==> flow/design.v <==
module pwm #(
    parameter step = 10000
)(
    input logic clk, 
    input logic rst,
    input integer duty_cycle,  
    output logic pwm_out
);
    integer pwm_on;
    localparam integer scalar = step/100;
    int pwm_count;
    logic switch;
    always_ff @(posedge clk) begin
        if (rst) begin
            pwm_on <= 0;
            pwm_count <= 0;
            switch <= 0;
        end
        else begin
        pwm_on <= duty_cycle*scalar;
        if (duty_cycle >= 99 || duty_cycle <= 1) begin
            if (duty_cycle >= 99) begin
                switch <= 0;
            end
            if (duty_cycle <= 1) begin
                switch <= 1;
            end
        end
        else begin
            if (pwm_count > pwm_on - 1) begin
                switch <= 1;
                if (pwm_count > step - 1) begin
                    pwm_count <= 0;
                    switch <= 0;
                end
                else begin
                    pwm_count <= pwm_count + 1;
                end
            end
            else begin
                pwm_count <= pwm_count + 1;
            end
        end
        end
    end
    assign pwm_out = (switch) ? 1'b1 : 1'b0;
endmodule
module ramp #(
    parameter step = 2000000,  
    parameter [0:6] steps = 7'b0011100,  
    parameter int n_steps = $bits(steps)
)(
    input logic clk,
    input logic rst,
    output int pwm_value
);
    integer stage;  
    integer count;  
    integer pwm_count;  
    localparam integer substep = step / 100;
    function automatic integer rate(input integer i);
        integer next;
        integer current;
        begin
            if (i < n_steps - 1) next = steps[i + 1] ? 100 : 0;
            else next = steps[0] ? 100 : 0;
            current = steps[i] ? 100 : 0;
            rate = (next - current) / 100;
        end
    endfunction
    integer stage_rate;
    always_comb begin
        stage_rate = 0;
        for (int i = 0; i < n_steps; i++)
            if (stage == i) stage_rate = rate(i);
    end
    always_ff @(posedge clk) begin
        if (rst) begin
            stage <= 0;
            count <= 0;
            pwm_count <= 0;
            if (steps[0]) pwm_value <= 100;
            else pwm_value <= 0;
        end
        else begin
        pwm_count <= pwm_count + 1;
        if (pwm_count == substep - 1) begin
            pwm_value <= pwm_value + stage_rate;
            pwm_count <= 0;
        end
        count <= count + 1;  
        if (count == step) begin
            count <= 0;  
            if (stage < n_steps - 1) begin
                stage <= stage + 1;
            end 
            else begin
                stage <= 0;
                if (steps[0]) pwm_value <= 100;
                else pwm_value <= 0;
            end
        end
        end
    end
endmodule
module top(
    input logic clk,
    input logic rst,
    output logic    RGB_G,
    output logic    RGB_R,
    output logic    RGB_B
);
    logic red_out;
    integer red;
    logic green_out;
    integer green;
    logic blue_out;
    integer blue;
    ramp #(
        .steps (7'b1100011)
    )
    u1 (
        .clk (clk),
        .rst (rst),
        .pwm_value (red)
    );
    ramp #(
        .steps (7'b0111000)
    )
    u2 (
            .clk (clk),
            .rst (rst),
            .pwm_value (green)
        );
    ramp #(
        .steps (7'b0001110)
    )
    u3 (
        .clk (clk),
        .rst (rst),
        .pwm_value (blue)
    );
    pwm u4 (
        .clk (clk),
        .rst (rst),
        .duty_cycle (red),
        .pwm_out (red_out)
    );
    assign RGB_R = red_out;
    pwm u5 (
        .clk (clk),
        .rst (rst),
        .duty_cycle (green),
        .pwm_out (green_out)
    );
    assign RGB_G = green_out;
    pwm u6 (
        .clk (clk),
        .rst (rst),
        .duty_cycle (blue),
        .pwm_out (blue_out)
    );
    assign RGB_B = blue_out;
endmodule
==> reports on top <==
* Tool chain data of top
Tool output for the design above before and after an edit, in the order of the flow. Lines under "before" count in the file above, lines under "after" in the edited file. "difference" is "after" less "before", of the values as shown; "rel. change" is that difference over "before", in percent. Cell names lack the library's common part. The mark -- stands for no value.
Set-up: top top, clock input clk, library sky130hd, library corner tt_025C_1v80

* The edit
Unified diff, file above to edited file. This change comes from a script, not from a designer. The edited design behaves differently; no optimisation was intended.
begin of diff
@@ -76,12 +76,5 @@
     end
     always_ff @(posedge clk) begin
-        if (rst) begin
-            stage <= 0;
-            count <= 0;
-            pwm_count <= 0;
-            if (steps[0]) pwm_value <= 100;
-            else pwm_value <= 0;
-        end
-        else begin
+        begin
         pwm_count <= pwm_count + 1;
         if (pwm_count == substep - 1) begin
end of diff

* Word level
Source: Yosys, flattened and elaborated, memories not mapped. Widths are those after wreduce. Registers that Yosys merges into a memory's read port (data or address) are not register bits. Print and check cells do not count. Equal cells are merged and count once.
Storage and ports:
- register bits | before 573, after 573, difference 0, rel. change 0.00%
- input bits | before 2, after 2, difference 0, rel. change 0.00%
- output and inout port bits | before 3, after 3, difference 0, rel. change 0.00%
- cells after elaboration | before 153, after 144, difference -9, rel. change -5.88%
Cells by class:
- add/subtract/negate cells | before 18, after 18, difference 0, rel. change 0.00%
- multiply operators | before 3, after 3, difference 0, rel. change 0.00%
- $lt $le $gt $ge | before 15, after 15, difference 0, rel. change 0.00%
- equality and inequality tests | before 26, after 26, difference 0, rel. change 0.00%
- mux-type cells | before 54, after 51, difference -3, rel. change -5.56%
- reductions and logical operators | before 16, after 10, difference -6, rel. change -37.50%
Operators by type and width:
- OR reduction 2 bit | before 6, after 0, difference -6, rel. change -100.00%
- two-way mux 32 bit | before 30, after 27, difference -3, rel. change -10.00%
- two-way mux 1 bit | before 24, after 24, difference 0, rel. change 0.00%
- adder 32 x 2 -> 32 bit (second input constant) | before 12, after 12, difference 0, rel. change 0.00%
- equality test 32 x 4 -> 1 bit (second input constant) | before 9, after 9, difference 0, rel. change 0.00%
- equality test 32 x 3 -> 1 bit (second input constant) | before 6, after 6, difference 0, rel. change 0.00%
- adder 32 bit | before 3, after 3, difference 0, rel. change 0.00%
- equality test 32 x 16 -> 1 bit (second input constant) | before 3, after 3, difference 0, rel. change 0.00%
- equality test 32 x 22 -> 1 bit (second input constant) | before 3, after 3, difference 0, rel. change 0.00%
- >= comparator 32 x 8 -> 1 bit (second input constant) | before 3, after 3, difference 0, rel. change 0.00%
- greater-than comparator 32 x 15 -> 1 bit (second input constant) | before 3, after 3, difference 0, rel. change 0.00%
- greater-than comparator 32 bit | before 3, after 3, difference 0, rel. change 0.00%
- <= comparator 32 x 2 -> 1 bit (second input constant) | before 3, after 3, difference 0, rel. change 0.00%
- logical OR 1 bit | before 3, after 3, difference 0, rel. change 0.00%
- < comparator 32 x 4 -> 1 bit (second input constant) | before 3, after 3, difference 0, rel. change 0.00%
- multiplier 32 x 6 -> 30 bit (second input constant) | before 3, after 3, difference 0, rel. change 0.00%
- inequality test 3 x 1 -> 1 bit (second input constant) | before 3, after 3, difference 0, rel. change 0.00%
- AND reduction 2 bit | before 3, after 3, difference 0, rel. change 0.00%
- nonzero test 2 bit | before 3, after 3, difference 0, rel. change 0.00%
- subtractor 32 x 2 -> 32 bit (second input constant) | before 3, after 3, difference 0, rel. change 0.00%
- equality test 32 x 2 -> 1 bit (second input constant) | before 2, after 2, difference 0, rel. change 0.00%
- zero test 32 bit | before 1, after 1, difference 0, rel. change 0.00%

* Longest topological paths
Depth = most cells in a row (Yosys ltp): at word level without a register or memory, in the mapped netlist without a sequential cell, where the memories' decode and read muxes count.
Depth:
- word-level depth | before 12, after 12, difference 0, rel. change 0.00%
- ABC_AREA | before 0, after 0
- depth in mapped cells | before 20, after 23, difference +3, rel. change +15.00%
- gate-level depth less buffers | before 20, after 22, difference +2, rel. change +10.00%

* After synthesis
Source: synth_stat.txt of the flow (Yosys; design flattened, memories mapped). It holds for the ABC_AREA given above (unset counts as 0); a run with the other value may have another netlist.
Cells by type:
- dfxtp_1 | before 573, after 477, difference -96, rel. change -16.75%
- edfxtp_1 | before 0, after 96, difference +96
- a21oi_1 | before 307, after 219, difference -88, rel. change -28.66%
- nand2_1 | before 411, after 327, difference -84, rel. change -20.44%
- xnor2_1 | before 245, after 324, difference +79, rel. change +32.24%
- nor2_1 | before 612, after 552, difference -60, rel. change -9.80%
- o21ai_0 | before 141, after 88, difference -53, rel. change -37.59%
- xor2_1 | before 307, after 256, difference -51, rel. change -16.61%
- mux2i_1 | before 5, after 52, difference +47, rel. change +940.00%
- or3_1 | before 77, after 46, difference -31, rel. change -40.26%
- clkbuf_1 | before 92, after 64, difference -28, rel. change -30.43%
- inv_1 | before 476, after 455, difference -21, rel. change -4.41%
- nand3_1 | before 190, after 205, difference +15, rel. change +7.89%
- nand4_1 | before 108, after 93, difference -15, rel. change -13.89%
- and3_1 | before 93, after 84, difference -9, rel. change -9.68%
- o211ai_1 | before 5, after 14, difference +9, rel. change +180.00%
- and4_1 | before 27, after 19, difference -8, rel. change -29.63%
- a211oi_1 | before 28, after 22, difference -6, rel. change -21.43%
The list need not be complete.
Mapped netlist:
- standard cells after synthesis | before 4867, after 4595, difference -272, rel. change -5.59%
- synthesis area (mm^2) | before 0.0396993, after 0.0400096, difference +0.0003103, rel. change +0.78%
- sequential area (mm^2) | before 0.011471, after 0.0124319, difference +0.0009609, rel. change +8.38%
- flip-flop cells | before 573, after 573, difference 0, rel. change 0.00%
- buffer cells | before 99, after 74, difference -25, rel. change -25.25%
The figures by module come from a second, unflattened synthesis with its own total; it is not the netlist above.
Unflattened totals:
- cells (unflattened synthesis) | before 5142, after 4927, difference -215, rel. change -4.18%
- area (unflattened synthesis) (mm^2) | before 0.0416612, after 0.0417726, difference +0.0001114, rel. change +0.27%
Each row is one instance without its submodules.
By module, before:
- pwm | times used 3, cells 830, area 0.006769 mm^2, sequential area 0.0012612 mm^2
- ramp #(steps=99) | times used 1, cells 880, area 0.0071819 mm^2, sequential area 0.0025625 mm^2
- ramp #(steps=14) | times used 1, cells 884, area 0.0071018 mm^2, sequential area 0.0025625 mm^2
- ramp #(steps=56) | times used 1, cells 888, area 0.0070705 mm^2, sequential area 0.0025625 mm^2
- top | times used 1, cells 0, area 0 mm^2, sequential area 0 mm^2
By module, after:
- pwm | times used 3, cells 830, area 0.006769 mm^2, sequential area 0.0012612 mm^2
- ramp #(steps=14) | times used 1, cells 829, area 0.007337 mm^2, sequential area 0.0028828 mm^2
- ramp #(steps=56) | times used 1, cells 826, area 0.0071694 mm^2, sequential area 0.0028828 mm^2
- ramp #(steps=99) | times used 1, cells 782, area 0.0069592 mm^2, sequential area 0.0028828 mm^2
- top | times used 1, cells 0, area 0 mm^2, sequential area 0 mm^2

* Timing after synthesis
OpenSTA on the mapped netlist: ideal clock, no wires. The path of least setup slack (recovery checks aside). Input and output delay are each 20% of the period. Register names are those of the netlist, which keeps one name where synthesis merged equal registers.
Path post-synthesis:
- path type | before flip-flop to flip-flop, after flip-flop to flip-flop
- start | before register u1.stage[6], after register u3.stage[29]
- end | before register u1.pwm_value[31], after register u3.pwm_value[31]
- period (ns) | before 10.0, after 10.0, difference 0.0, rel. change 0.00%
- setup time (ns) | before 0.072, after 0.121, difference +0.049
- launch time at the first pin (ns) | before 0.000, after 0.000, difference 0.000
- arrival time (ns) | before 6.042, after 6.556, difference +0.514, rel. change +8.51%
- data required time (ns) | before 9.928, after 9.879, difference -0.049, rel. change -0.49%
- setup slack (ns) | before 3.886, after 3.323, difference -0.563
- delay of the path (ns) | before 6.114, after 6.677, difference +0.563, rel. change +9.21%
- driving pins on the path | before 15, after 17, difference +2, rel. change +13.33%
- path buffers | before 0, after 1, difference +1
- synthesis period reached (ns) | before 6.114, after 6.677, difference +0.563, rel. change +9.21%
"delay of the path" = arrival - input delay + setup time. "driving pins on the path" counts driving pins, that of a launching flip-flop among them; a cell with two outputs on the path counts twice. "synthesis period reached" = period - worst setup slack (recovery checks aside). The figure is calculated, with input and output delays left at 20% of the set period. The rows between start and end are the longest chain of elaborated cells between them; the timing report does not say that the signal goes this way. Where chains are equally long, one stands for them. Each line given opens the expression or statement behind the cell; cells for indexed reads and writes are added by Yosys, which also makes memories of some case tables. A register here has more assigning lines than the two given.
Between the ends, post-synthesis, before: path through dfxtp_1 -> nor4_1 -> nand4_1 -> nor4_1 -> ha_1 -> a211o_1 -> a21oi_1 -> a211oi_1 -> o21ai_0 -> a21oi_1 -> a31o_2 -> a211oi_1 -> o21ai_0 -> mux2i_1 -> mux2i_1, length of the longest elaborated chain 11, elaborated cells on any way between the ends 17, source lines of those cells 5, those cells by class 1 x add/sub; 1 x compare; 6 x eq/ne; 9 x mux
Ends and longest elaborated chain, post-synthesis, before:
- start, declared | line 57 | integer stage;
- start, assigned | line 79 | stage <= 0;
- start, assigned | line 95 | stage <= stage + 1;
- equality test 32 x 2 -> 1 bit | line 75 | if (stage == i) stage_rate = rate(i);
- two-way mux 32 bit (6 in a row) | line 75
- adder 32 bit | line 88 | pwm_value <= pwm_value + stage_rate;
- two-way mux 32 bit | line 87 | if (pwm_count == substep - 1) begin
- two-way mux 32 bit | line 94 | if (stage < n_steps - 1) begin
- two-way mux 32 bit | line 92 | if (count == step) begin
- end, assigned | line 88
- end, assigned | line 99 | if (steps[0]) pwm_value <= 100;
- end, declared | line 55 | output int pwm_value
Between the ends, post-synthesis, after: path through edfxtp_1 -> nor4_1 -> nand4_1 -> nor4_1 -> ha_1 -> buf_2 -> a21o_1 -> a211oi_1 -> o21ai_0 -> a31oi_1 -> o21ai_1 -> o21ai_1 -> nor3_1 -> o41a_1 -> a31o_2 -> mux2i_1 -> mux2_2, length of the longest elaborated chain 10, elaborated cells on any way between the ends 15, source lines of those cells 5, those cells by class 1 x add/sub; 1 x compare; 5 x eq/ne; 8 x mux
Ends and longest elaborated chain, post-synthesis, after:
- start, declared | line 57 | integer stage;
- start, assigned | line 88 | stage <= stage + 1;
- start, assigned | line 91 | stage <= 0;
- equality test 32 x 3 -> 1 bit | line 75 | if (stage == i) stage_rate = rate(i);
- two-way mux 1 bit (3 in a row) | line 75
- two-way mux 32 bit (2 in a row) | line 75
- adder 32 bit | line 81 | pwm_value <= pwm_value + stage_rate;
- two-way mux 32 bit | line 80 | if (pwm_count == substep - 1) begin
- two-way mux 32 bit | line 87 | if (stage < n_steps - 1) begin
- two-way mux 32 bit | line 85 | if (count == step) begin
- end, assigned | line 81
- end, assigned | line 92 | if (steps[0]) pwm_value <= 100;
- end, declared | line 55 | output int pwm_value

* Worst path after layout
From the final timing report of each run of pair 1: the path of least setup slack in the routed layout; clock arrival at registers is part of the times.
Path post-layout:
- path type | before flip-flop to flip-flop, after flip-flop to flip-flop
- start | before register u6.pwm_on[5], after register u5.pwm_on[11]
- end | before register u6.pwm_count[30], after register u5.pwm_count[28]
- period (ns) | before 4.81, after 4.81, difference 0.00, rel. change 0.00%
- setup time (ns) | before 0.11, after 0.10, difference -0.01
- launch time at the first pin (ns) | before 0.62, after 0.61, difference -0.01, rel. change -1.61%
- arrival time (ns) | before 5.04, after 5.07, difference +0.03, rel. change +0.60%
- data required time (ns) | before 5.33, after 5.31, difference -0.02, rel. change -0.38%
- setup slack (ns) | before 0.30, after 0.24, difference -0.06
- driving pins on the path | before 19, after 22, difference +3, rel. change +15.79%
- path buffers | before 1, after 1, difference 0, rel. change 0.00%
The rows between start and end are the longest chain of elaborated cells between them; the timing report does not say that the signal goes this way. Where chains are equally long, one stands for them. A register here has more assigning lines than the two given.
Between the ends, post-layout, before: path through dfxtp_1 -> or3_1 -> or3b_4 -> or4_4 -> or4_4 -> nor2_4 -> nand2_2 -> nor2_2 -> xnor2_1 -> ha_1 -> a21o_1 -> a21o_1 -> a21oi_1 -> o21ai_0 -> a221oi_2 -> mux2_2 -> o21bai_2 -> buf_12 -> nor2_1, length of the longest elaborated chain 3, elaborated cells on any way between the ends 3, source lines of those cells 1, those cells by class 1 x add/sub; 1 x compare; 1 x mux
Ends and longest elaborated chain, post-layout, before:
- start, declared | line 9 | integer pwm_on;
- start, assigned | line 15 | pwm_on <= 0;
- start, assigned | line 20 | pwm_on <= duty_cycle*scalar;
- subtractor 32 x 2 -> 32 bit | line 30 | if (pwm_count > pwm_on - 1) begin
- greater-than comparator 32 bit | line 30
- two-way mux 32 bit | line 30
- end, assigned | line 37 | pwm_count <= pwm_count + 1;
- end, assigned | line 41 | pwm_count <= pwm_count + 1;
- end, declared | line 11 | int pwm_count;
Between the ends, post-layout, after: path through dfxtp_1 -> or3_4 -> or4_4 -> or3_4 -> nor3_4 -> nand2b_1 -> or4_4 -> nor3_2 -> xnor2_1 -> ha_1 -> a21o_1 -> a21o_1 -> a21oi_2 -> o21ai_2 -> a21oi_2 -> a21o_1 -> nand3_2 -> a211oi_2 -> nand2_1 -> nand2_4 -> clkbuf_16 -> nor2_1, length of the longest elaborated chain 3, elaborated cells on any way between the ends 3, source lines of those cells 1, those cells by class 1 x add/sub; 1 x compare; 1 x mux
Ends and longest elaborated chain, post-layout, after:
- start, declared | line 9 | integer pwm_on;
- start, assigned | line 15 | pwm_on <= 0;
- start, assigned | line 20 | pwm_on <= duty_cycle*scalar;
- subtractor 32 x 2 -> 32 bit | line 30 | if (pwm_count > pwm_on - 1) begin
- greater-than comparator 32 bit | line 30
- two-way mux 32 bit | line 30
- end, assigned | line 37 | pwm_count <= pwm_count + 1;
- end, assigned | line 41 | pwm_count <= pwm_count + 1;
- end, declared | line 11 | int pwm_count;

* Layout results
Both versions went through the flow (Yosys, OpenROAD) with the same settings in each pair. Constraints: input delay and output delay 20% of the set period each, output load 0.01 pF.
Flow settings, pair 1: CORE_UTILIZATION 40, period_ns 4.81, CAP_MARGIN 20, CORE_MARGIN 2, SLEW_MARGIN 20
Results, pair 1:
- post-synthesis cell area (mm^2) | before 0.0396993, after 0.0400096, difference +0.0003103, rel. change +0.78%
- area of the die (mm^2) | before 0.101783, after 0.10257, difference +0.000787, rel. change +0.77%
- utilization after routing | before 0.446, after 0.448, difference +0.002
- worst setup slack after layout (ns) | before 0.297, after 0.240, difference -0.057
- setup TNS (ns) | before 0.000, after 0.000, difference 0.000
- total power of the final layout (µW) | before 10767, after 10477, difference -290, rel. change -2.69%
Flow settings, pair 2: CAP_MARGIN 20, CELL_PAD_IN_SITES_DETAIL_PLACEMENT 0, CELL_PAD_IN_SITES_GLOBAL_PLACEMENT 0, CORE_ASPECT_RATIO 0.84, CORE_MARGIN 9, CORE_UTILIZATION 21, CTS_CLUSTER_DIAMETER 313, HOLD_SLACK_MARGIN 0.17, MAX_ROUTING_LAYER met4, MIN_ROUTING_LAYER met1, PLACE_DENSITY_LB_ADDON 0.19, period_ns 6.5, SLEW_MARGIN 20
Results, pair 2:
- post-synthesis cell area (mm^2) | before 0.0396993, after 0.0400096, difference +0.0003103, rel. change +0.78%
- area of the die (mm^2) | before 0.20508, after 0.206617, difference +0.001537, rel. change +0.75%
- utilization after routing | before 0.242, after 0.244, difference +0.002
- worst setup slack after layout (ns) | before 1.373, after 1.318, difference -0.055
- setup TNS (ns) | before 0.000, after 0.000, difference 0.000
- total power of the final layout (µW) | before 8030, after 8430, difference +400, rel. change +4.98%
"total power of the final layout" rests on the timing tool's default activity at the inputs, not on a simulated workload.
